==> flow/design.v <==
module ProcessingElement(
  input         clock,
  input         reset,
  input  [7:0]  io_price,
  output [10:0] io_agentIdx,
  output        io_rewardIn_ready,
  input         io_rewardIn_valid,
  input  [7:0]  io_rewardIn_bits_reward,
  input  [10:0] io_rewardIn_bits_idx,
  input         io_rewardIn_bits_last,
  input         io_PEResultOut_ready,
  output        io_PEResultOut_valid,
  output [7:0]  io_PEResultOut_bits_benefit,
  output [7:0]  io_PEResultOut_bits_oldPrice,
  output [10:0] io_PEResultOut_bits_id,
  output        io_PEResultOut_bits_last
);
  reg [7:0] s1_last;  
  reg [7:0] s1_reward;  
  reg [7:0] s1_idx;  
  reg  s1_valid;  
  reg [7:0] s2_price;  
  reg [7:0] s2_idx;  
  reg  s2_last;  
  reg  s2_valid;  
  reg [7:0] s2_reward;  
  reg [7:0] s3_benefit;  
  reg [7:0] s3_oldPrice;  
  reg  s3_valid;  
  reg [7:0] s3_last;  
  reg [7:0] s3_idx;  
  wire  stall = ~io_PEResultOut_ready;  
  wire  fire = io_rewardIn_ready & io_rewardIn_valid;  
  wire [10:0] _GEN_2 = fire ? io_rewardIn_bits_idx : {{3'd0}, s1_idx};  
  wire [8:0] _diff_T = {1'b0,$signed(s2_reward)};  
  wire [8:0] _diff_T_1 = {1'b0,$signed(s2_price)};  
  wire [8:0] diff = $signed(_diff_T) - $signed(_diff_T_1);  
  wire [10:0] _GEN_9 = ~stall ? _GEN_2 : {{3'd0}, s1_idx};  
  wire [7:0] _GEN_14 = ~stall ? s1_last : {{7'd0}, s2_last};  
  assign io_agentIdx = stall ? {3'd0, s1_idx} : io_rewardIn_bits_idx;
  assign io_rewardIn_ready = ~stall;  
  assign io_PEResultOut_valid = s3_valid;  
  assign io_PEResultOut_bits_benefit = s3_benefit;  
  assign io_PEResultOut_bits_oldPrice = s3_oldPrice;  
  assign io_PEResultOut_bits_id = {{3'd0}, s3_idx};  
  assign io_PEResultOut_bits_last = s3_last[0];  
  always @(posedge clock) begin
    if (reset) begin  
      s1_last <= 8'h0;  
    end else if (~stall) begin  
      if (fire) begin  
        s1_last <= {{7'd0}, io_rewardIn_bits_last};  
      end
    end
    if (reset) begin  
      s1_reward <= 8'h0;  
    end else if (~stall) begin  
      if (fire) begin  
        s1_reward <= io_rewardIn_bits_reward;  
      end
    end
    if (reset) begin  
      s1_idx <= 8'h0;  
    end else begin
      s1_idx <= _GEN_9[7:0];
    end
    if (reset) begin  
      s1_valid <= 1'h0;  
    end else if (~stall) begin  
      s1_valid <= fire;  
    end
    if (reset) begin  
      s2_price <= 8'h0;  
    end else if (~stall) begin  
      s2_price <= io_price;  
    end
    if (reset) begin  
      s2_idx <= 8'h0;  
    end else if (~stall) begin  
      s2_idx <= s1_idx;  
    end
    if (reset) begin  
      s2_last <= 1'h0;  
    end else begin
      s2_last <= _GEN_14[0];
    end
    if (reset) begin  
      s2_valid <= 1'h0;  
    end else if (~stall) begin  
      s2_valid <= s1_valid;  
    end
    if (reset) begin  
      s2_reward <= 8'h0;  
    end else if (~stall) begin  
      s2_reward <= s1_reward;  
    end
    if (reset) begin  
      s3_benefit <= 8'h0;  
    end else if (~stall) begin  
      if (diff[8]) begin  
        s3_benefit <= 8'h0;
      end else begin
        s3_benefit <= diff[7:0];
      end
    end
    if (reset) begin  
      s3_oldPrice <= 8'h0;  
    end else if (~stall) begin  
      s3_oldPrice <= s2_price;  
    end
    if (reset) begin  
      s3_valid <= 1'h0;  
    end else if (~stall) begin  
      s3_valid <= s2_valid;  
    end
    if (reset) begin  
      s3_last <= 8'h0;  
    end else if (~stall) begin  
      s3_last <= {{7'd0}, s2_last};  
    end
    if (reset) begin  
      s3_idx <= 8'h0;  
    end else if (~stall) begin  
      s3_idx <= s2_idx;  
    end
  end
endmodule
module SearchTask(
  input         clock,
  input         reset,
  output        io_benefitIn_0_ready,
  input         io_benefitIn_0_valid,
  input  [7:0]  io_benefitIn_0_bits_benefit,
  input  [7:0]  io_benefitIn_0_bits_oldPrice,
  input  [10:0] io_benefitIn_0_bits_id,
  input         io_benefitIn_0_bits_last,
  output        io_benefitIn_1_ready,
  input         io_benefitIn_1_valid,
  input  [7:0]  io_benefitIn_1_bits_benefit,
  input  [7:0]  io_benefitIn_1_bits_oldPrice,
  input  [10:0] io_benefitIn_1_bits_id,
  output        io_benefitIn_2_ready,
  input         io_benefitIn_2_valid,
  input  [7:0]  io_benefitIn_2_bits_benefit,
  input  [7:0]  io_benefitIn_2_bits_oldPrice,
  input  [10:0] io_benefitIn_2_bits_id,
  output        io_benefitIn_3_ready,
  input         io_benefitIn_3_valid,
  input  [7:0]  io_benefitIn_3_bits_benefit,
  input  [7:0]  io_benefitIn_3_bits_oldPrice,
  input  [10:0] io_benefitIn_3_bits_id,
  output        io_benefitIn_4_ready,
  input         io_benefitIn_4_valid,
  input  [7:0]  io_benefitIn_4_bits_benefit,
  input  [7:0]  io_benefitIn_4_bits_oldPrice,
  input  [10:0] io_benefitIn_4_bits_id,
  output        io_benefitIn_5_ready,
  input         io_benefitIn_5_valid,
  input  [7:0]  io_benefitIn_5_bits_benefit,
  input  [7:0]  io_benefitIn_5_bits_oldPrice,
  input  [10:0] io_benefitIn_5_bits_id,
  output        io_benefitIn_6_ready,
  input         io_benefitIn_6_valid,
  input  [7:0]  io_benefitIn_6_bits_benefit,
  input  [7:0]  io_benefitIn_6_bits_oldPrice,
  input  [10:0] io_benefitIn_6_bits_id,
  output        io_benefitIn_7_ready,
  input         io_benefitIn_7_valid,
  input  [7:0]  io_benefitIn_7_bits_benefit,
  input  [7:0]  io_benefitIn_7_bits_oldPrice,
  input  [10:0] io_benefitIn_7_bits_id,
  input         io_resultOut_ready,
  output        io_resultOut_valid,
  output [10:0] io_resultOut_bits_winner,
  output [7:0]  io_resultOut_bits_bid
);
  reg  s_valid_0;  
  reg  s_valid_1;  
  reg  s_valid_2;  
  reg  s_valid_3;  
  reg  s_last_0;  
  reg  s_last_1;  
  reg  s_last_2;  
  reg  s_last_3;  
  reg [7:0] compRegs_0_0_benefit;  
  reg [10:0] compRegs_0_0_id;  
  reg [7:0] compRegs_0_0_runningBid;  
  reg [7:0] compRegs_0_0_oldPrice;  
  reg [7:0] compRegs_0_1_benefit;  
  reg [10:0] compRegs_0_1_id;  
  reg [7:0] compRegs_0_1_runningBid;  
  reg [7:0] compRegs_0_1_oldPrice;  
  reg [7:0] compRegs_0_2_benefit;  
  reg [10:0] compRegs_0_2_id;  
  reg [7:0] compRegs_0_2_runningBid;  
  reg [7:0] compRegs_0_2_oldPrice;  
  reg [7:0] compRegs_0_3_benefit;  
  reg [10:0] compRegs_0_3_id;  
  reg [7:0] compRegs_0_3_runningBid;  
  reg [7:0] compRegs_0_3_oldPrice;  
  reg [7:0] compRegs_0_4_benefit;  
  reg [10:0] compRegs_0_4_id;  
  reg [7:0] compRegs_0_4_runningBid;  
  reg [7:0] compRegs_0_4_oldPrice;  
  reg [7:0] compRegs_0_5_benefit;  
  reg [10:0] compRegs_0_5_id;  
  reg [7:0] compRegs_0_5_runningBid;  
  reg [7:0] compRegs_0_5_oldPrice;  
  reg [7:0] compRegs_0_6_benefit;  
  reg [10:0] compRegs_0_6_id;  
  reg [7:0] compRegs_0_6_runningBid;  
  reg [7:0] compRegs_0_6_oldPrice;  
  reg [7:0] compRegs_0_7_benefit;  
  reg [10:0] compRegs_0_7_id;  
  reg [7:0] compRegs_0_7_runningBid;  
  reg [7:0] compRegs_0_7_oldPrice;  
  reg [7:0] compRegs_1_0_benefit;  
  reg [10:0] compRegs_1_0_id;  
  reg [7:0] compRegs_1_0_runningBid;  
  reg [7:0] compRegs_1_0_oldPrice;  
  reg [7:0] compRegs_1_1_benefit;  
  reg [10:0] compRegs_1_1_id;  
  reg [7:0] compRegs_1_1_runningBid;  
  reg [7:0] compRegs_1_1_oldPrice;  
  reg [7:0] compRegs_1_2_benefit;  
  reg [10:0] compRegs_1_2_id;  
  reg [7:0] compRegs_1_2_runningBid;  
  reg [7:0] compRegs_1_2_oldPrice;  
  reg [7:0] compRegs_1_3_benefit;  
  reg [10:0] compRegs_1_3_id;  
  reg [7:0] compRegs_1_3_runningBid;  
  reg [7:0] compRegs_1_3_oldPrice;  
  reg [7:0] compRegs_2_0_benefit;  
  reg [10:0] compRegs_2_0_id;  
  reg [7:0] compRegs_2_0_runningBid;  
  reg [7:0] compRegs_2_0_oldPrice;  
  reg [7:0] compRegs_2_1_benefit;  
  reg [10:0] compRegs_2_1_id;  
  reg [7:0] compRegs_2_1_runningBid;  
  reg [7:0] compRegs_2_1_oldPrice;  
  reg [7:0] compRegs_3_0_benefit;  
  reg [10:0] compRegs_3_0_id;  
  reg [7:0] compRegs_3_0_runningBid;  
  reg [7:0] compRegs_3_0_oldPrice;  
  reg [7:0] slast_runningWinner_benefit;  
  reg [10:0] slast_runningWinner_id;  
  reg [7:0] slast_runningWinner_runningBid;  
  reg [7:0] slast_runningWinner_oldPrice;  
  reg  slast_valid;  
  reg  slast_last;  
  wire  stall = ~io_resultOut_ready & slast_valid;  
  wire  _fire_T = io_benefitIn_0_ready & io_benefitIn_0_valid;  
  wire  _fire_T_1 = io_benefitIn_1_ready & io_benefitIn_1_valid;  
  wire  _fire_T_2 = io_benefitIn_2_ready & io_benefitIn_2_valid;  
  wire  _fire_T_3 = io_benefitIn_3_ready & io_benefitIn_3_valid;  
  wire  _fire_T_4 = io_benefitIn_4_ready & io_benefitIn_4_valid;  
  wire  _fire_T_5 = io_benefitIn_5_ready & io_benefitIn_5_valid;  
  wire  _fire_T_6 = io_benefitIn_6_ready & io_benefitIn_6_valid;  
  wire  _fire_T_7 = io_benefitIn_7_ready & io_benefitIn_7_valid;  
  wire  fire = _fire_T | _fire_T_1 | _fire_T_2 | _fire_T_3 | _fire_T_4 | _fire_T_5 | _fire_T_6 | _fire_T_7;  
  wire [7:0] hypoBid = compRegs_0_0_benefit - compRegs_0_1_benefit;  
  wire [7:0] hypoBid_1 = compRegs_0_1_benefit - compRegs_0_0_benefit;  
  wire [7:0] hypoBid_2 = compRegs_0_2_benefit - compRegs_0_3_benefit;  
  wire [7:0] hypoBid_3 = compRegs_0_3_benefit - compRegs_0_2_benefit;  
  wire [7:0] hypoBid_4 = compRegs_0_4_benefit - compRegs_0_5_benefit;  
  wire [7:0] hypoBid_5 = compRegs_0_5_benefit - compRegs_0_4_benefit;  
  wire [7:0] hypoBid_6 = compRegs_0_6_benefit - compRegs_0_7_benefit;  
  wire [7:0] hypoBid_7 = compRegs_0_7_benefit - compRegs_0_6_benefit;  
  wire [7:0] hypoBid_8 = compRegs_1_0_benefit - compRegs_1_1_benefit;  
  wire [7:0] hypoBid_9 = compRegs_1_1_benefit - compRegs_1_0_benefit;  
  wire [7:0] hypoBid_10 = compRegs_1_2_benefit - compRegs_1_3_benefit;  
  wire [7:0] hypoBid_11 = compRegs_1_3_benefit - compRegs_1_2_benefit;  
  wire [7:0] hypoBid_12 = compRegs_2_0_benefit - compRegs_2_1_benefit;  
  wire [7:0] hypoBid_13 = compRegs_2_1_benefit - compRegs_2_0_benefit;  
  wire [7:0] hypoBid_14 = compRegs_3_0_benefit - slast_runningWinner_benefit;  
  wire [7:0] _slast_runningWinner_runningBid_T_1 = hypoBid_14 < compRegs_3_0_runningBid ? hypoBid_14 :
    compRegs_3_0_runningBid;  
  wire [7:0] hypoBid_15 = slast_runningWinner_benefit - compRegs_3_0_benefit;  
  wire [7:0] _slast_runningWinner_runningBid_T_3 = hypoBid_15 < slast_runningWinner_runningBid ? hypoBid_15 :
    slast_runningWinner_runningBid;  
  wire [7:0] _io_resultOut_bits_bid_T_1 = slast_runningWinner_oldPrice + 8'h1;  
  wire [7:0] _io_resultOut_bits_bid_T_3 = slast_runningWinner_runningBid + slast_runningWinner_oldPrice;  
  wire [7:0] _GEN_152 = slast_runningWinner_benefit == 8'h0 ? 8'h0 : _io_resultOut_bits_bid_T_3;  
  assign io_benefitIn_0_ready = ~stall;  
  assign io_benefitIn_1_ready = ~stall;  
  assign io_benefitIn_2_ready = ~stall;  
  assign io_benefitIn_3_ready = ~stall;  
  assign io_benefitIn_4_ready = ~stall;  
  assign io_benefitIn_5_ready = ~stall;  
  assign io_benefitIn_6_ready = ~stall;  
  assign io_benefitIn_7_ready = ~stall;  
  assign io_resultOut_valid = slast_valid & slast_last;  
  assign io_resultOut_bits_winner = slast_runningWinner_id;  
  assign io_resultOut_bits_bid = slast_runningWinner_runningBid == 8'h0 & slast_runningWinner_benefit > 8'h0 ?
    _io_resultOut_bits_bid_T_1 : _GEN_152;  
  always @(posedge clock) begin
    if (reset) begin  
      s_valid_0 <= 1'h0;  
    end else if (~stall) begin  
      s_valid_0 <= fire;  
    end
    if (reset) begin  
      s_valid_1 <= 1'h0;  
    end else if (~stall) begin  
      s_valid_1 <= s_valid_0;  
    end
    if (reset) begin  
      s_valid_2 <= 1'h0;  
    end else if (~stall) begin  
      s_valid_2 <= s_valid_1;  
    end
    if (reset) begin  
      s_valid_3 <= 1'h0;  
    end else if (~stall) begin  
      s_valid_3 <= s_valid_2;  
    end
    if (reset) begin  
      s_last_0 <= 1'h0;  
    end else if (~stall) begin  
      if (fire) begin  
        s_last_0 <= io_benefitIn_0_bits_last;  
      end
    end
    if (reset) begin  
      s_last_1 <= 1'h0;  
    end else if (~stall) begin  
      s_last_1 <= s_last_0;  
    end
    if (reset) begin  
      s_last_2 <= 1'h0;  
    end else if (~stall) begin  
      s_last_2 <= s_last_1;  
    end
    if (reset) begin  
      s_last_3 <= 1'h0;  
    end else if (~stall) begin  
      s_last_3 <= s_last_2;  
    end
    if (reset) begin  
      compRegs_0_0_benefit <= 8'h0;  
    end else if (~stall) begin  
      if (fire) begin  
        if (_fire_T) begin  
          compRegs_0_0_benefit <= io_benefitIn_0_bits_benefit;  
        end else begin
          compRegs_0_0_benefit <= 8'h0;  
        end
      end
    end
    if (reset) begin  
      compRegs_0_0_id <= 11'h0;  
    end else if (~stall) begin  
      if (fire) begin  
        compRegs_0_0_id <= io_benefitIn_0_bits_id;  
      end
    end
    if (reset) begin  
      compRegs_0_0_runningBid <= 8'h0;  
    end else if (~stall) begin  
      if (fire) begin  
        compRegs_0_0_runningBid <= 8'hff;  
      end
    end
    if (reset) begin  
      compRegs_0_0_oldPrice <= 8'h0;  
    end else if (~stall) begin  
      if (fire) begin  
        compRegs_0_0_oldPrice <= io_benefitIn_0_bits_oldPrice;  
      end
    end
    if (reset) begin  
      compRegs_0_1_benefit <= 8'h0;  
    end else if (~stall) begin  
      if (fire) begin  
        if (_fire_T_1) begin  
          compRegs_0_1_benefit <= io_benefitIn_1_bits_benefit;  
        end else begin
          compRegs_0_1_benefit <= 8'h0;  
        end
      end
    end
    if (reset) begin  
      compRegs_0_1_id <= 11'h0;  
    end else if (~stall) begin  
      if (fire) begin  
        compRegs_0_1_id <= io_benefitIn_1_bits_id;  
      end
    end
    if (reset) begin  
      compRegs_0_1_runningBid <= 8'h0;  
    end else if (~stall) begin  
      if (fire) begin  
        compRegs_0_1_runningBid <= 8'hff;  
      end
    end
    if (reset) begin  
      compRegs_0_1_oldPrice <= 8'h0;  
    end else if (~stall) begin  
      if (fire) begin  
        compRegs_0_1_oldPrice <= io_benefitIn_1_bits_oldPrice;  
      end
    end
    if (reset) begin  
      compRegs_0_2_benefit <= 8'h0;  
    end else if (~stall) begin  
      if (fire) begin  
        if (_fire_T_2) begin  
          compRegs_0_2_benefit <= io_benefitIn_2_bits_benefit;  
        end else begin
          compRegs_0_2_benefit <= 8'h0;  
        end
      end
    end
    if (reset) begin  
      compRegs_0_2_id <= 11'h0;  
    end else if (~stall) begin  
      if (fire) begin  
        compRegs_0_2_id <= io_benefitIn_2_bits_id;  
      end
    end
    if (reset) begin  
      compRegs_0_2_runningBid <= 8'h0;  
    end else if (~stall) begin  
      if (fire) begin  
        compRegs_0_2_runningBid <= 8'hff;  
      end
    end
    if (reset) begin  
      compRegs_0_2_oldPrice <= 8'h0;  
    end else if (~stall) begin  
      if (fire) begin  
        compRegs_0_2_oldPrice <= io_benefitIn_2_bits_oldPrice;  
      end
    end
    if (reset) begin  
      compRegs_0_3_benefit <= 8'h0;  
    end else if (~stall) begin  
      if (fire) begin  
        if (_fire_T_3) begin  
          compRegs_0_3_benefit <= io_benefitIn_3_bits_benefit;  
        end else begin
          compRegs_0_3_benefit <= 8'h0;  
        end
      end
    end
    if (reset) begin  
      compRegs_0_3_id <= 11'h0;  
    end else if (~stall) begin  
      if (fire) begin  
        compRegs_0_3_id <= io_benefitIn_3_bits_id;  
      end
    end
    if (reset) begin  
      compRegs_0_3_runningBid <= 8'h0;  
    end else if (~stall) begin  
      if (fire) begin  
        compRegs_0_3_runningBid <= 8'hff;  
      end
    end
    if (reset) begin  
      compRegs_0_3_oldPrice <= 8'h0;  
    end else if (~stall) begin  
      if (fire) begin  
        compRegs_0_3_oldPrice <= io_benefitIn_3_bits_oldPrice;  
      end
    end
    if (reset) begin  
      compRegs_0_4_benefit <= 8'h0;  
    end else if (~stall) begin  
      if (fire) begin  
        if (_fire_T_4) begin  
          compRegs_0_4_benefit <= io_benefitIn_4_bits_benefit;  
        end else begin
          compRegs_0_4_benefit <= 8'h0;  
        end
      end
    end
    if (reset) begin  
      compRegs_0_4_id <= 11'h0;  
    end else if (~stall) begin  
      if (fire) begin  
        compRegs_0_4_id <= io_benefitIn_4_bits_id;  
      end
    end
    if (reset) begin  
      compRegs_0_4_runningBid <= 8'h0;  
    end else if (~stall) begin  
      if (fire) begin  
        compRegs_0_4_runningBid <= 8'hff;  
      end
    end
    if (reset) begin  
      compRegs_0_4_oldPrice <= 8'h0;  
    end else if (~stall) begin  
      if (fire) begin  
        compRegs_0_4_oldPrice <= io_benefitIn_4_bits_oldPrice;  
      end
    end
    if (reset) begin  
      compRegs_0_5_benefit <= 8'h0;  
    end else if (~stall) begin  
      if (fire) begin  
        if (_fire_T_5) begin  
          compRegs_0_5_benefit <= io_benefitIn_5_bits_benefit;  
        end else begin
          compRegs_0_5_benefit <= 8'h0;  
        end
      end
    end
    if (reset) begin  
      compRegs_0_5_id <= 11'h0;  
    end else if (~stall) begin  
      if (fire) begin  
        compRegs_0_5_id <= io_benefitIn_5_bits_id;  
      end
    end
    if (reset) begin  
      compRegs_0_5_runningBid <= 8'h0;  
    end else if (~stall) begin  
      if (fire) begin  
        compRegs_0_5_runningBid <= 8'hff;  
      end
    end
    if (reset) begin  
      compRegs_0_5_oldPrice <= 8'h0;  
    end else if (~stall) begin  
      if (fire) begin  
        compRegs_0_5_oldPrice <= io_benefitIn_5_bits_oldPrice;  
      end
    end
    if (reset) begin  
      compRegs_0_6_benefit <= 8'h0;  
    end else if (~stall) begin  
      if (fire) begin  
        if (_fire_T_6) begin  
          compRegs_0_6_benefit <= io_benefitIn_6_bits_benefit;  
        end else begin
          compRegs_0_6_benefit <= 8'h0;  
        end
      end
    end
    if (reset) begin  
      compRegs_0_6_id <= 11'h0;  
    end else if (~stall) begin  
      if (fire) begin  
        compRegs_0_6_id <= io_benefitIn_6_bits_id;  
      end
    end
    if (reset) begin  
      compRegs_0_6_runningBid <= 8'h0;  
    end else if (~stall) begin  
      if (fire) begin  
        compRegs_0_6_runningBid <= 8'hff;  
      end
    end
    if (reset) begin  
      compRegs_0_6_oldPrice <= 8'h0;  
    end else if (~stall) begin  
      if (fire) begin  
        compRegs_0_6_oldPrice <= io_benefitIn_6_bits_oldPrice;  
      end
    end
    if (reset) begin  
      compRegs_0_7_benefit <= 8'h0;  
    end else if (~stall) begin  
      if (fire) begin  
        if (_fire_T_7) begin  
          compRegs_0_7_benefit <= io_benefitIn_7_bits_benefit;  
        end else begin
          compRegs_0_7_benefit <= 8'h0;  
        end
      end
    end
    if (reset) begin  
      compRegs_0_7_id <= 11'h0;  
    end else if (~stall) begin  
      if (fire) begin  
        compRegs_0_7_id <= io_benefitIn_7_bits_id;  
      end
    end
    if (reset) begin  
      compRegs_0_7_runningBid <= 8'h0;  
    end else if (~stall) begin  
      if (fire) begin  
        compRegs_0_7_runningBid <= 8'hff;  
      end
    end
    if (reset) begin  
      compRegs_0_7_oldPrice <= 8'h0;  
    end else if (~stall) begin  
      if (fire) begin  
        compRegs_0_7_oldPrice <= io_benefitIn_7_bits_oldPrice;  
      end
    end
    if (reset) begin  
      compRegs_1_0_benefit <= 8'h0;  
    end else if (~stall) begin  
      if (compRegs_0_0_benefit >= compRegs_0_1_benefit) begin  
        compRegs_1_0_benefit <= compRegs_0_0_benefit;  
      end else begin
        compRegs_1_0_benefit <= compRegs_0_1_benefit;  
      end
    end
    if (reset) begin  
      compRegs_1_0_id <= 11'h0;  
    end else if (~stall) begin  
      if (compRegs_0_0_benefit >= compRegs_0_1_benefit) begin  
        compRegs_1_0_id <= compRegs_0_0_id;  
      end else begin
        compRegs_1_0_id <= compRegs_0_1_id;  
      end
    end
    if (reset) begin  
      compRegs_1_0_runningBid <= 8'h0;  
    end else if (~stall) begin  
      if (compRegs_0_0_benefit >= compRegs_0_1_benefit) begin  
        if (hypoBid < compRegs_0_0_runningBid) begin  
          compRegs_1_0_runningBid <= hypoBid;
        end else begin
          compRegs_1_0_runningBid <= compRegs_0_0_runningBid;
        end
      end else if (hypoBid_1 < compRegs_0_1_runningBid) begin  
        compRegs_1_0_runningBid <= hypoBid_1;
      end else begin
        compRegs_1_0_runningBid <= compRegs_0_1_runningBid;
      end
    end
    if (reset) begin  
      compRegs_1_0_oldPrice <= 8'h0;  
    end else if (~stall) begin  
      if (compRegs_0_0_benefit >= compRegs_0_1_benefit) begin  
        compRegs_1_0_oldPrice <= compRegs_0_0_oldPrice;  
      end else begin
        compRegs_1_0_oldPrice <= compRegs_0_1_oldPrice;  
      end
    end
    if (reset) begin  
      compRegs_1_1_benefit <= 8'h0;  
    end else if (~stall) begin  
      if (compRegs_0_2_benefit >= compRegs_0_3_benefit) begin  
        compRegs_1_1_benefit <= compRegs_0_2_benefit;  
      end else begin
        compRegs_1_1_benefit <= compRegs_0_3_benefit;  
      end
    end
    if (reset) begin  
      compRegs_1_1_id <= 11'h0;  
    end else if (~stall) begin  
      if (compRegs_0_2_benefit >= compRegs_0_3_benefit) begin  
        compRegs_1_1_id <= compRegs_0_2_id;  
      end else begin
        compRegs_1_1_id <= compRegs_0_3_id;  
      end
    end
    if (reset) begin  
      compRegs_1_1_runningBid <= 8'h0;  
    end else if (~stall) begin  
      if (compRegs_0_2_benefit >= compRegs_0_3_benefit) begin  
        if (hypoBid_2 < compRegs_0_2_runningBid) begin  
          compRegs_1_1_runningBid <= hypoBid_2;
        end else begin
          compRegs_1_1_runningBid <= compRegs_0_2_runningBid;
        end
      end else if (hypoBid_3 < compRegs_0_3_runningBid) begin  
        compRegs_1_1_runningBid <= hypoBid_3;
      end else begin
        compRegs_1_1_runningBid <= compRegs_0_3_runningBid;
      end
    end
    if (reset) begin  
      compRegs_1_1_oldPrice <= 8'h0;  
    end else if (~stall) begin  
      if (compRegs_0_2_benefit >= compRegs_0_3_benefit) begin  
        compRegs_1_1_oldPrice <= compRegs_0_2_oldPrice;  
      end else begin
        compRegs_1_1_oldPrice <= compRegs_0_3_oldPrice;  
      end
    end
    if (reset) begin  
      compRegs_1_2_benefit <= 8'h0;  
    end else if (~stall) begin  
      if (compRegs_0_4_benefit >= compRegs_0_5_benefit) begin  
        compRegs_1_2_benefit <= compRegs_0_4_benefit;  
      end else begin
        compRegs_1_2_benefit <= compRegs_0_5_benefit;  
      end
    end
    if (reset) begin  
      compRegs_1_2_id <= 11'h0;  
    end else if (~stall) begin  
      if (compRegs_0_4_benefit >= compRegs_0_5_benefit) begin  
        compRegs_1_2_id <= compRegs_0_4_id;  
      end else begin
        compRegs_1_2_id <= compRegs_0_5_id;  
      end
    end
    if (reset) begin  
      compRegs_1_2_runningBid <= 8'h0;  
    end else if (~stall) begin  
      if (compRegs_0_4_benefit >= compRegs_0_5_benefit) begin  
        if (hypoBid_4 < compRegs_0_4_runningBid) begin  
          compRegs_1_2_runningBid <= hypoBid_4;
        end else begin
          compRegs_1_2_runningBid <= compRegs_0_4_runningBid;
        end
      end else if (hypoBid_5 < compRegs_0_5_runningBid) begin  
        compRegs_1_2_runningBid <= hypoBid_5;
      end else begin
        compRegs_1_2_runningBid <= compRegs_0_5_runningBid;
      end
    end
    if (reset) begin  
      compRegs_1_2_oldPrice <= 8'h0;  
    end else if (~stall) begin  
      if (compRegs_0_4_benefit >= compRegs_0_5_benefit) begin  
        compRegs_1_2_oldPrice <= compRegs_0_4_oldPrice;  
      end else begin
        compRegs_1_2_oldPrice <= compRegs_0_5_oldPrice;  
      end
    end
    if (reset) begin  
      compRegs_1_3_benefit <= 8'h0;  
    end else if (~stall) begin  
      if (compRegs_0_6_benefit >= compRegs_0_7_benefit) begin  
        compRegs_1_3_benefit <= compRegs_0_6_benefit;  
      end else begin
        compRegs_1_3_benefit <= compRegs_0_7_benefit;  
      end
    end
    if (reset) begin  
      compRegs_1_3_id <= 11'h0;  
    end else if (~stall) begin  
      if (compRegs_0_6_benefit >= compRegs_0_7_benefit) begin  
        compRegs_1_3_id <= compRegs_0_6_id;  
      end else begin
        compRegs_1_3_id <= compRegs_0_7_id;  
      end
    end
    if (reset) begin  
      compRegs_1_3_runningBid <= 8'h0;  
    end else if (~stall) begin  
      if (compRegs_0_6_benefit >= compRegs_0_7_benefit) begin  
        if (hypoBid_6 < compRegs_0_6_runningBid) begin  
          compRegs_1_3_runningBid <= hypoBid_6;
        end else begin
          compRegs_1_3_runningBid <= compRegs_0_6_runningBid;
        end
      end else if (hypoBid_7 < compRegs_0_7_runningBid) begin  
        compRegs_1_3_runningBid <= hypoBid_7;
      end else begin
        compRegs_1_3_runningBid <= compRegs_0_7_runningBid;
      end
    end
    if (reset) begin  
      compRegs_1_3_oldPrice <= 8'h0;  
    end else if (~stall) begin  
      if (compRegs_0_6_benefit >= compRegs_0_7_benefit) begin  
        compRegs_1_3_oldPrice <= compRegs_0_6_oldPrice;  
      end else begin
        compRegs_1_3_oldPrice <= compRegs_0_7_oldPrice;  
      end
    end
    if (reset) begin  
      compRegs_2_0_benefit <= 8'h0;  
    end else if (~stall) begin  
      if (compRegs_1_0_benefit >= compRegs_1_1_benefit) begin  
        compRegs_2_0_benefit <= compRegs_1_0_benefit;  
      end else begin
        compRegs_2_0_benefit <= compRegs_1_1_benefit;  
      end
    end
    if (reset) begin  
      compRegs_2_0_id <= 11'h0;  
    end else if (~stall) begin  
      if (compRegs_1_0_benefit >= compRegs_1_1_benefit) begin  
        compRegs_2_0_id <= compRegs_1_0_id;  
      end else begin
        compRegs_2_0_id <= compRegs_1_1_id;  
      end
    end
    if (reset) begin  
      compRegs_2_0_runningBid <= 8'h0;  
    end else if (~stall) begin  
      if (compRegs_1_0_benefit >= compRegs_1_1_benefit) begin  
        if (hypoBid_8 < compRegs_1_0_runningBid) begin  
          compRegs_2_0_runningBid <= hypoBid_8;
        end else begin
          compRegs_2_0_runningBid <= compRegs_1_0_runningBid;
        end
      end else if (hypoBid_9 < compRegs_1_1_runningBid) begin  
        compRegs_2_0_runningBid <= hypoBid_9;
      end else begin
        compRegs_2_0_runningBid <= compRegs_1_1_runningBid;
      end
    end
    if (reset) begin  
      compRegs_2_0_oldPrice <= 8'h0;  
    end else if (~stall) begin  
      if (compRegs_1_0_benefit >= compRegs_1_1_benefit) begin  
        compRegs_2_0_oldPrice <= compRegs_1_0_oldPrice;  
      end else begin
        compRegs_2_0_oldPrice <= compRegs_1_1_oldPrice;  
      end
    end
    if (reset) begin  
      compRegs_2_1_benefit <= 8'h0;  
    end else if (~stall) begin  
      if (compRegs_1_2_benefit >= compRegs_1_3_benefit) begin  
        compRegs_2_1_benefit <= compRegs_1_2_benefit;  
      end else begin
        compRegs_2_1_benefit <= compRegs_1_3_benefit;  
      end
    end
    if (reset) begin  
      compRegs_2_1_id <= 11'h0;  
    end else if (~stall) begin  
      if (compRegs_1_2_benefit >= compRegs_1_3_benefit) begin  
        compRegs_2_1_id <= compRegs_1_2_id;  
      end else begin
        compRegs_2_1_id <= compRegs_1_3_id;  
      end
    end
    if (reset) begin  
      compRegs_2_1_runningBid <= 8'h0;  
    end else if (~stall) begin  
      if (compRegs_1_2_benefit >= compRegs_1_3_benefit) begin  
        if (hypoBid_10 < compRegs_1_2_runningBid) begin  
          compRegs_2_1_runningBid <= hypoBid_10;
        end else begin
          compRegs_2_1_runningBid <= compRegs_1_2_runningBid;
        end
      end else if (hypoBid_11 < compRegs_1_3_runningBid) begin  
        compRegs_2_1_runningBid <= hypoBid_11;
      end else begin
        compRegs_2_1_runningBid <= compRegs_1_3_runningBid;
      end
    end
    if (reset) begin  
      compRegs_2_1_oldPrice <= 8'h0;  
    end else if (~stall) begin  
      if (compRegs_1_2_benefit >= compRegs_1_3_benefit) begin  
        compRegs_2_1_oldPrice <= compRegs_1_2_oldPrice;  
      end else begin
        compRegs_2_1_oldPrice <= compRegs_1_3_oldPrice;  
      end
    end
    if (reset) begin  
      compRegs_3_0_benefit <= 8'h0;  
    end else if (~stall) begin  
      if (compRegs_2_0_benefit >= compRegs_2_1_benefit) begin  
        compRegs_3_0_benefit <= compRegs_2_0_benefit;  
      end else begin
        compRegs_3_0_benefit <= compRegs_2_1_benefit;  
      end
    end
    if (reset) begin  
      compRegs_3_0_id <= 11'h0;  
    end else if (~stall) begin  
      if (compRegs_2_0_benefit >= compRegs_2_1_benefit) begin  
        compRegs_3_0_id <= compRegs_2_0_id;  
      end else begin
        compRegs_3_0_id <= compRegs_2_1_id;  
      end
    end
    if (reset) begin  
      compRegs_3_0_runningBid <= 8'h0;  
    end else if (~stall) begin  
      if (compRegs_2_0_benefit >= compRegs_2_1_benefit) begin  
        if (hypoBid_12 < compRegs_2_0_runningBid) begin  
          compRegs_3_0_runningBid <= hypoBid_12;
        end else begin
          compRegs_3_0_runningBid <= compRegs_2_0_runningBid;
        end
      end else if (hypoBid_13 < compRegs_2_1_runningBid) begin  
        compRegs_3_0_runningBid <= hypoBid_13;
      end else begin
        compRegs_3_0_runningBid <= compRegs_2_1_runningBid;
      end
    end
    if (reset) begin  
      compRegs_3_0_oldPrice <= 8'h0;  
    end else if (~stall) begin  
      if (compRegs_2_0_benefit >= compRegs_2_1_benefit) begin  
        compRegs_3_0_oldPrice <= compRegs_2_0_oldPrice;  
      end else begin
        compRegs_3_0_oldPrice <= compRegs_2_1_oldPrice;  
      end
    end
    if (reset) begin  
      slast_runningWinner_benefit <= 8'h0;  
    end else if (~stall) begin  
      if (slast_last | ~slast_valid) begin  
        slast_runningWinner_benefit <= compRegs_3_0_benefit;  
      end else if (compRegs_3_0_benefit > slast_runningWinner_benefit) begin  
        slast_runningWinner_benefit <= compRegs_3_0_benefit;  
      end
    end
    if (reset) begin  
      slast_runningWinner_id <= 11'h0;  
    end else if (~stall) begin  
      if (slast_last | ~slast_valid) begin  
        slast_runningWinner_id <= compRegs_3_0_id;  
      end else if (compRegs_3_0_benefit > slast_runningWinner_benefit) begin  
        slast_runningWinner_id <= compRegs_3_0_id;  
      end
    end
    if (reset) begin  
      slast_runningWinner_runningBid <= 8'h0;  
    end else if (~stall) begin  
      if (slast_last | ~slast_valid) begin  
        slast_runningWinner_runningBid <= compRegs_3_0_runningBid;  
      end else if (compRegs_3_0_benefit > slast_runningWinner_benefit) begin  
        slast_runningWinner_runningBid <= _slast_runningWinner_runningBid_T_1;  
      end else begin
        slast_runningWinner_runningBid <= _slast_runningWinner_runningBid_T_3;  
      end
    end
    if (reset) begin  
      slast_runningWinner_oldPrice <= 8'h0;  
    end else if (~stall) begin  
      if (slast_last | ~slast_valid) begin  
        slast_runningWinner_oldPrice <= compRegs_3_0_oldPrice;  
      end else if (compRegs_3_0_benefit > slast_runningWinner_benefit) begin  
        slast_runningWinner_oldPrice <= compRegs_3_0_oldPrice;  
      end
    end
    if (reset) begin  
      slast_valid <= 1'h0;  
    end else if (~stall) begin  
      slast_valid <= s_valid_3;  
    end
    if (reset) begin  
      slast_last <= 1'h0;  
    end else if (~stall) begin  
      slast_last <= s_last_3;  
    end
  end
endmodule
module AuctionSearch(
  input         clock,
  input         reset,
  output        io_rewardIn_0_ready,
  input         io_rewardIn_0_valid,
  input  [7:0]  io_rewardIn_0_reward,
  input  [10:0] io_rewardIn_0_idx,
  input         io_rewardIn_0_last,
  output [10:0] io_agentIdx_0,
  input  [7:0]  io_price_0,
  output        io_rewardIn_1_ready,
  input         io_rewardIn_1_valid,
  input  [7:0]  io_rewardIn_1_reward,
  input  [10:0] io_rewardIn_1_idx,
  output [10:0] io_agentIdx_1,
  input  [7:0]  io_price_1,
  output        io_rewardIn_2_ready,
  input         io_rewardIn_2_valid,
  input  [7:0]  io_rewardIn_2_reward,
  input  [10:0] io_rewardIn_2_idx,
  output [10:0] io_agentIdx_2,
  input  [7:0]  io_price_2,
  output        io_rewardIn_3_ready,
  input         io_rewardIn_3_valid,
  input  [7:0]  io_rewardIn_3_reward,
  input  [10:0] io_rewardIn_3_idx,
  output [10:0] io_agentIdx_3,
  input  [7:0]  io_price_3,
  output        io_rewardIn_4_ready,
  input         io_rewardIn_4_valid,
  input  [7:0]  io_rewardIn_4_reward,
  input  [10:0] io_rewardIn_4_idx,
  output [10:0] io_agentIdx_4,
  input  [7:0]  io_price_4,
  output        io_rewardIn_5_ready,
  input         io_rewardIn_5_valid,
  input  [7:0]  io_rewardIn_5_reward,
  input  [10:0] io_rewardIn_5_idx,
  output [10:0] io_agentIdx_5,
  input  [7:0]  io_price_5,
  output        io_rewardIn_6_ready,
  input         io_rewardIn_6_valid,
  input  [7:0]  io_rewardIn_6_reward,
  input  [10:0] io_rewardIn_6_idx,
  output [10:0] io_agentIdx_6,
  input  [7:0]  io_price_6,
  output        io_rewardIn_7_ready,
  input         io_rewardIn_7_valid,
  input  [7:0]  io_rewardIn_7_reward,
  input  [10:0] io_rewardIn_7_idx,
  output [10:0] io_agentIdx_7,
  input  [7:0]  io_price_7,
  input         io_resultOut_ready,
  output        io_resultOut_valid,
  output [10:0] io_resultOut_winner,
  output [7:0]  io_resultOut_bid
);
  wire        pe0_valid;
  wire [7:0]  pe0_benefit;
  wire [7:0]  pe0_oldPrice;
  wire [10:0] pe0_id;
  wire        pe0_last;
  wire        pe0_ready;
  wire        pe1_valid;
  wire [7:0]  pe1_benefit;
  wire [7:0]  pe1_oldPrice;
  wire [10:0] pe1_id;
  wire        pe1_last;
  wire        pe1_ready;
  wire        pe2_valid;
  wire [7:0]  pe2_benefit;
  wire [7:0]  pe2_oldPrice;
  wire [10:0] pe2_id;
  wire        pe2_last;
  wire        pe2_ready;
  wire        pe3_valid;
  wire [7:0]  pe3_benefit;
  wire [7:0]  pe3_oldPrice;
  wire [10:0] pe3_id;
  wire        pe3_last;
  wire        pe3_ready;
  wire        pe4_valid;
  wire [7:0]  pe4_benefit;
  wire [7:0]  pe4_oldPrice;
  wire [10:0] pe4_id;
  wire        pe4_last;
  wire        pe4_ready;
  wire        pe5_valid;
  wire [7:0]  pe5_benefit;
  wire [7:0]  pe5_oldPrice;
  wire [10:0] pe5_id;
  wire        pe5_last;
  wire        pe5_ready;
  wire        pe6_valid;
  wire [7:0]  pe6_benefit;
  wire [7:0]  pe6_oldPrice;
  wire [10:0] pe6_id;
  wire        pe6_last;
  wire        pe6_ready;
  wire        pe7_valid;
  wire [7:0]  pe7_benefit;
  wire [7:0]  pe7_oldPrice;
  wire [10:0] pe7_id;
  wire        pe7_last;
  wire        pe7_ready;
  ProcessingElement pes_0 (
    .clock(clock),
    .reset(reset),
    .io_price(io_price_0),
    .io_agentIdx(io_agentIdx_0),
    .io_rewardIn_ready(io_rewardIn_0_ready),
    .io_rewardIn_valid(io_rewardIn_0_valid),
    .io_rewardIn_bits_reward(io_rewardIn_0_reward),
    .io_rewardIn_bits_idx(io_rewardIn_0_idx),
    .io_rewardIn_bits_last(io_rewardIn_0_last),
    .io_PEResultOut_ready(pe0_ready),
    .io_PEResultOut_valid(pe0_valid),
    .io_PEResultOut_bits_benefit(pe0_benefit),
    .io_PEResultOut_bits_oldPrice(pe0_oldPrice),
    .io_PEResultOut_bits_id(pe0_id),
    .io_PEResultOut_bits_last(pe0_last)
  );
  ProcessingElement pes_1 (
    .clock(clock),
    .reset(reset),
    .io_price(io_price_1),
    .io_agentIdx(io_agentIdx_1),
    .io_rewardIn_ready(io_rewardIn_1_ready),
    .io_rewardIn_valid(io_rewardIn_1_valid),
    .io_rewardIn_bits_reward(io_rewardIn_1_reward),
    .io_rewardIn_bits_idx(io_rewardIn_1_idx),
    .io_rewardIn_bits_last(1'b0),
    .io_PEResultOut_ready(pe1_ready),
    .io_PEResultOut_valid(pe1_valid),
    .io_PEResultOut_bits_benefit(pe1_benefit),
    .io_PEResultOut_bits_oldPrice(pe1_oldPrice),
    .io_PEResultOut_bits_id(pe1_id),
    .io_PEResultOut_bits_last(pe1_last)
  );
  ProcessingElement pes_2 (
    .clock(clock),
    .reset(reset),
    .io_price(io_price_2),
    .io_agentIdx(io_agentIdx_2),
    .io_rewardIn_ready(io_rewardIn_2_ready),
    .io_rewardIn_valid(io_rewardIn_2_valid),
    .io_rewardIn_bits_reward(io_rewardIn_2_reward),
    .io_rewardIn_bits_idx(io_rewardIn_2_idx),
    .io_rewardIn_bits_last(1'b0),
    .io_PEResultOut_ready(pe2_ready),
    .io_PEResultOut_valid(pe2_valid),
    .io_PEResultOut_bits_benefit(pe2_benefit),
    .io_PEResultOut_bits_oldPrice(pe2_oldPrice),
    .io_PEResultOut_bits_id(pe2_id),
    .io_PEResultOut_bits_last(pe2_last)
  );
  ProcessingElement pes_3 (
    .clock(clock),
    .reset(reset),
    .io_price(io_price_3),
    .io_agentIdx(io_agentIdx_3),
    .io_rewardIn_ready(io_rewardIn_3_ready),
    .io_rewardIn_valid(io_rewardIn_3_valid),
    .io_rewardIn_bits_reward(io_rewardIn_3_reward),
    .io_rewardIn_bits_idx(io_rewardIn_3_idx),
    .io_rewardIn_bits_last(1'b0),
    .io_PEResultOut_ready(pe3_ready),
    .io_PEResultOut_valid(pe3_valid),
    .io_PEResultOut_bits_benefit(pe3_benefit),
    .io_PEResultOut_bits_oldPrice(pe3_oldPrice),
    .io_PEResultOut_bits_id(pe3_id),
    .io_PEResultOut_bits_last(pe3_last)
  );
  ProcessingElement pes_4 (
    .clock(clock),
    .reset(reset),
    .io_price(io_price_4),
    .io_agentIdx(io_agentIdx_4),
    .io_rewardIn_ready(io_rewardIn_4_ready),
    .io_rewardIn_valid(io_rewardIn_4_valid),
    .io_rewardIn_bits_reward(io_rewardIn_4_reward),
    .io_rewardIn_bits_idx(io_rewardIn_4_idx),
    .io_rewardIn_bits_last(1'b0),
    .io_PEResultOut_ready(pe4_ready),
    .io_PEResultOut_valid(pe4_valid),
    .io_PEResultOut_bits_benefit(pe4_benefit),
    .io_PEResultOut_bits_oldPrice(pe4_oldPrice),
    .io_PEResultOut_bits_id(pe4_id),
    .io_PEResultOut_bits_last(pe4_last)
  );
  ProcessingElement pes_5 (
    .clock(clock),
    .reset(reset),
    .io_price(io_price_5),
    .io_agentIdx(io_agentIdx_5),
    .io_rewardIn_ready(io_rewardIn_5_ready),
    .io_rewardIn_valid(io_rewardIn_5_valid),
    .io_rewardIn_bits_reward(io_rewardIn_5_reward),
    .io_rewardIn_bits_idx(io_rewardIn_5_idx),
    .io_rewardIn_bits_last(1'b0),
    .io_PEResultOut_ready(pe5_ready),
    .io_PEResultOut_valid(pe5_valid),
    .io_PEResultOut_bits_benefit(pe5_benefit),
    .io_PEResultOut_bits_oldPrice(pe5_oldPrice),
    .io_PEResultOut_bits_id(pe5_id),
    .io_PEResultOut_bits_last(pe5_last)
  );
  ProcessingElement pes_6 (
    .clock(clock),
    .reset(reset),
    .io_price(io_price_6),
    .io_agentIdx(io_agentIdx_6),
    .io_rewardIn_ready(io_rewardIn_6_ready),
    .io_rewardIn_valid(io_rewardIn_6_valid),
    .io_rewardIn_bits_reward(io_rewardIn_6_reward),
    .io_rewardIn_bits_idx(io_rewardIn_6_idx),
    .io_rewardIn_bits_last(1'b0),
    .io_PEResultOut_ready(pe6_ready),
    .io_PEResultOut_valid(pe6_valid),
    .io_PEResultOut_bits_benefit(pe6_benefit),
    .io_PEResultOut_bits_oldPrice(pe6_oldPrice),
    .io_PEResultOut_bits_id(pe6_id),
    .io_PEResultOut_bits_last(pe6_last)
  );
  ProcessingElement pes_7 (
    .clock(clock),
    .reset(reset),
    .io_price(io_price_7),
    .io_agentIdx(io_agentIdx_7),
    .io_rewardIn_ready(io_rewardIn_7_ready),
    .io_rewardIn_valid(io_rewardIn_7_valid),
    .io_rewardIn_bits_reward(io_rewardIn_7_reward),
    .io_rewardIn_bits_idx(io_rewardIn_7_idx),
    .io_rewardIn_bits_last(1'b0),
    .io_PEResultOut_ready(pe7_ready),
    .io_PEResultOut_valid(pe7_valid),
    .io_PEResultOut_bits_benefit(pe7_benefit),
    .io_PEResultOut_bits_oldPrice(pe7_oldPrice),
    .io_PEResultOut_bits_id(pe7_id),
    .io_PEResultOut_bits_last(pe7_last)
  );
  SearchTask search (
    .clock(clock),
    .reset(reset),
    .io_benefitIn_0_ready(pe0_ready),
    .io_benefitIn_0_valid(pe0_valid),
    .io_benefitIn_0_bits_benefit(pe0_benefit),
    .io_benefitIn_0_bits_oldPrice(pe0_oldPrice),
    .io_benefitIn_0_bits_id(pe0_id),
    .io_benefitIn_0_bits_last(pe0_last),
    .io_benefitIn_1_ready(pe1_ready),
    .io_benefitIn_1_valid(pe1_valid),
    .io_benefitIn_1_bits_benefit(pe1_benefit),
    .io_benefitIn_1_bits_oldPrice(pe1_oldPrice),
    .io_benefitIn_1_bits_id(pe1_id),
    .io_benefitIn_2_ready(pe2_ready),
    .io_benefitIn_2_valid(pe2_valid),
    .io_benefitIn_2_bits_benefit(pe2_benefit),
    .io_benefitIn_2_bits_oldPrice(pe2_oldPrice),
    .io_benefitIn_2_bits_id(pe2_id),
    .io_benefitIn_3_ready(pe3_ready),
    .io_benefitIn_3_valid(pe3_valid),
    .io_benefitIn_3_bits_benefit(pe3_benefit),
    .io_benefitIn_3_bits_oldPrice(pe3_oldPrice),
    .io_benefitIn_3_bits_id(pe3_id),
    .io_benefitIn_4_ready(pe4_ready),
    .io_benefitIn_4_valid(pe4_valid),
    .io_benefitIn_4_bits_benefit(pe4_benefit),
    .io_benefitIn_4_bits_oldPrice(pe4_oldPrice),
    .io_benefitIn_4_bits_id(pe4_id),
    .io_benefitIn_5_ready(pe5_ready),
    .io_benefitIn_5_valid(pe5_valid),
    .io_benefitIn_5_bits_benefit(pe5_benefit),
    .io_benefitIn_5_bits_oldPrice(pe5_oldPrice),
    .io_benefitIn_5_bits_id(pe5_id),
    .io_benefitIn_6_ready(pe6_ready),
    .io_benefitIn_6_valid(pe6_valid),
    .io_benefitIn_6_bits_benefit(pe6_benefit),
    .io_benefitIn_6_bits_oldPrice(pe6_oldPrice),
    .io_benefitIn_6_bits_id(pe6_id),
    .io_benefitIn_7_ready(pe7_ready),
    .io_benefitIn_7_valid(pe7_valid),
    .io_benefitIn_7_bits_benefit(pe7_benefit),
    .io_benefitIn_7_bits_oldPrice(pe7_oldPrice),
    .io_benefitIn_7_bits_id(pe7_id),
    .io_resultOut_ready(io_resultOut_ready),
    .io_resultOut_valid(io_resultOut_valid),
    .io_resultOut_bits_winner(io_resultOut_winner),
    .io_resultOut_bits_bid(io_resultOut_bid)
  );
endmodule
# From RTL to reports: AuctionSearch
# The steps from the RTL of AuctionSearch to its reports follow in flow order.
# Lines are those of the file above, counted from 1.
# Library cell names are shortened.
# The mark -- stands for no value.
# inputs
top_module	AuctionSearch
clk_port	clock
lib	sky130hd
pvt_corner	tt_025C_1v80

# Word-level counts
# Source: Yosys, flattened and elaborated, memories not mapped. Widths are those after wreduce. Registers that Yosys merges into a memory's read port (data or address) are not register bits. Print and check cells do not count. Equal cells are merged and count once.
# bits
ff_bits	1022
out_inout_bits	116
wordCells	332
inputBits	228
# op_classes
bitwise	30
muxes	78
addsub	26
n_cmp	25
reduce_and_logical	15
# op_table
cell	n
2-to-1 mux 8 bit	65
2-to-1 mux 11 bit	13
subtractor 8 bit	16
< comparator 8 bit	16
subtractor 8 x 8 -> 9 bit	8
greater-or-equal comparator 8 bit	7
AND reduction 2 bit	11
bitwise AND 1 bit	19
zero test 8 bit	2
OR 1 bit	8
adder 8 x 1 -> 8 bit (second input constant)	1
greater-than comparator 8 x 1 -> 1 bit (second input constant)	1
adder 8 bit	1
greater-than comparator 8 bit	1
inverter 1 bit	3
nonzero test 3 bit	1
nonzero test 2 bit	1

# Depth
# Longest topological path by Yosys (ltp), each cell counted once; first at word level (registers and memories cut), then after technology mapping (sequential cells cut; the memories' decode and read muxes count).
# logic_depth
word_depth	12
abc_area	1
depth_mapped	24
depth_no_buf	23

# Mapped cells and area
# The flow's flattened synthesis, as Yosys stat reports it; memories are mapped. The netlist is that of the ABC_AREA named above (0 if unset); the other value can give another one.
# The area totals of this step are shown rounded.
# by_type
cell	n	area_total_um2
dfxtp_1	998	2E+04
nand2_1	1497	5.62E+03
o21ai_0	944	4.72E+03
ha_1	304	3.8E+03
a21oi_1	747	3.74E+03
inv_1	917	3.44E+03
nand3_1	469	2.35E+03
nor2_1	591	2.22E+03
o21bai_1	122	915.878
clkbuf_1	228	855.821
o211ai_1	78	585.562
buf_2	106	530.509
fa_1	25	500.48
nand4_1	58	362.848
xor2_1	31	271.51
buf_4	32	240.23
a21o_1	30	225.216
buf_6	13	146.39
# Not listed: further types 17, cells in them 114.
# mapped
buf_cells	397
seq_area_mm2	0.02
ff_cells	998
synth_area_mm2	0.0512
cell_count	7304

# Path before layout
# OpenSTA on the mapped netlist: ideal clock, no wires. The path of least setup slack (recovery checks aside). Input and output delay are each 20% of the period. Register names are those of the netlist, which keeps one name where synthesis merged equal registers.
# synth_timing
path_type	input -> output
startpoint	input io_resultOut_ready
endpoint	output (name not given)
t_arrival_ns	2.129
n_path_buf	5
slack_ns	1.071
input_delay_ns	0.800
t_required_ns	3.200
output_delay_ns	0.800
driving_pins	6
clock_period_ns	4.0
launch_ns	0.800
delay_ns	1.329
synth_period_reached_ns	2.929
# "delay_ns" = arrival - input delay + setup time.
# At an output port there is no setup time.
# "driving_pins": output pins that drive a net of the path, with the launching flip-flop's if there is one; two outputs of one cell count as two.
# "synth_period_reached_ns" = period - worst setup slack (recovery checks aside). The figure is calculated, with input and output delays left at 20% of the set period.
# The rows between start and end are the longest chain of elaborated cells between them; the timing report does not say that the signal goes this way. Where chains are equally long, one stands for them.
# Each line given opens the expression or statement behind the cell; cells for indexed reads and writes are added by Yosys, which also makes memories of some case tables.
# synth_between
cell_sequence	or2_4 > buf_6 > buf_2 > clkbuf_1 > clkbuf_1 > buf_4
elab_chain_cells	3
cells_between	3
cone_classes	3 x logic
# synth_rtl
element	line	rtl
start: declaration	991	input         io_resultOut_ready,
inverter 1 bit	251	wire  stall = ~io_resultOut_ready & slast_valid;
bitwise AND 1 bit	251
inverter 1 bit	285	assign io_benefitIn_1_ready = ~stall;
end: declaration	949

# Path in the finished layout
# Path of least setup slack in the final report of run 1 (OpenROAD, finished layout, wires in). Where an end is a register, its clock arrival counts in the times.
# layout_timing
path_type	input -> output
startpoint	input io_resultOut_ready
endpoint	output io_agentIdx_2[10]
output_delay_ns	0.71
launch_ns	0.71
clock_period_ns	3.53
slack_ns	0.26
t_arrival_ns	2.56
input_delay_ns	0.71
n_path_buf	3
t_required_ns	2.82
driving_pins	6
# The rows between start and end are the longest chain of elaborated cells between them; the timing report does not say that the signal goes this way. Where chains are equally long, one stands for them.
# layout_between
cell_sequence	clkdlybuf4s50_1 > or2_4 > buf_12 > inv_16 > nor2_1 > clkdlybuf4s50_1
elab_chain_cells	3
cells_between	3
cone_lines	2
cone_classes	1 x mux; 2 x logic
# layout_rtl
element	line	rtl
start: declaration	991	input         io_resultOut_ready,
inverter 1 bit	251	wire  stall = ~io_resultOut_ready & slast_valid;
bitwise AND 1 bit	251
2-to-1 mux 11 bit	40
end: declaration	959	output [10:0] io_agentIdx_2,

# Measured data: module AuctionSearch, platform sky130hd, 4 stored runs of the flow under differing settings, order arbitrary. Input and output delays are each 20% of the period that was set; the output load is 0.01 pF.
# By "achievedPeriod_ns" is meant the clock period of the run minus its worst setup slack. This is arithmetic on one report: input and output delays are still those of the set period (20% each).
# "worst_path_time_ns" is the time allowed to the run's worst setup path (the clock period less input and output delay, where it has them) less its slack. Clock arrival times count: a late capture clock shortens it, a late launch clock lengthens it.
# By "fin_power_mw" is meant OpenSTA's value without simulated activity: inputs other than the clock are taken to toggle once in ten clock periods, and the tool carries that through the logic.
# Measured values are rounded.
# A setting shown as n/a is not set for that run.
item,run 1,run 2,run 3,run 4
ABC_AREA,1,n/a,n/a,n/a
CAP_MARGIN,5,20,20,20
CORE_ASPECT_RATIO,0.56,n/a,n/a,n/a
CORE_MARGIN,4,2,2,2
CORE_UTILIZATION,26,40,40,40
CTS_CLUSTER_SIZE,95,n/a,92,92
GPL_ROUTABILITY_DRIVEN,0,n/a,n/a,n/a
HOLD_SLACK_MARGIN,-0.04,n/a,0.05,0.05
MAX_ROUTING_LAYER,met4,n/a,met4,met5
MIN_ROUTING_LAYER,met1,n/a,n/a,n/a
SETUP_SLACK_MARGIN,0.9,n/a,n/a,n/a
TNS_END_PERCENT,75,n/a,n/a,65
period_ns,3.53,3.8,4.0,4.0
SLEW_MARGIN,20,20,20,20
PLACE_DENSITY,n/a,0.6,0.6,0.6
CELL_PAD_IN_SITES_GLOBAL_PLACEMENT,n/a,n/a,n/a,2
CTS_CLUSTER_DIAMETER,n/a,n/a,n/a,317
GPL_TIMING_DRIVEN,n/a,n/a,n/a,0
synthArea_mm2,0.0512,0.0483,0.0483,0.0483
die_mm2,0.204,0.124,0.124,0.124
cell_area_final_mm2,0.0638,0.0573,0.0571,0.0549
final_setup_ws_ns,0.261,0.228,0.227,-0.061
final_setup_tns_ns,0.000,0.000,0.000,-0.061
fin_power_mw,30.4,24.9,23.6,17.5
achievedPeriod_ns,3.269,3.572,3.773,4.061
worst_path_time_ns,1.86,2.81,3.77,3.26
critical_path_type,input -> output,register -> output,register -> register,input -> register
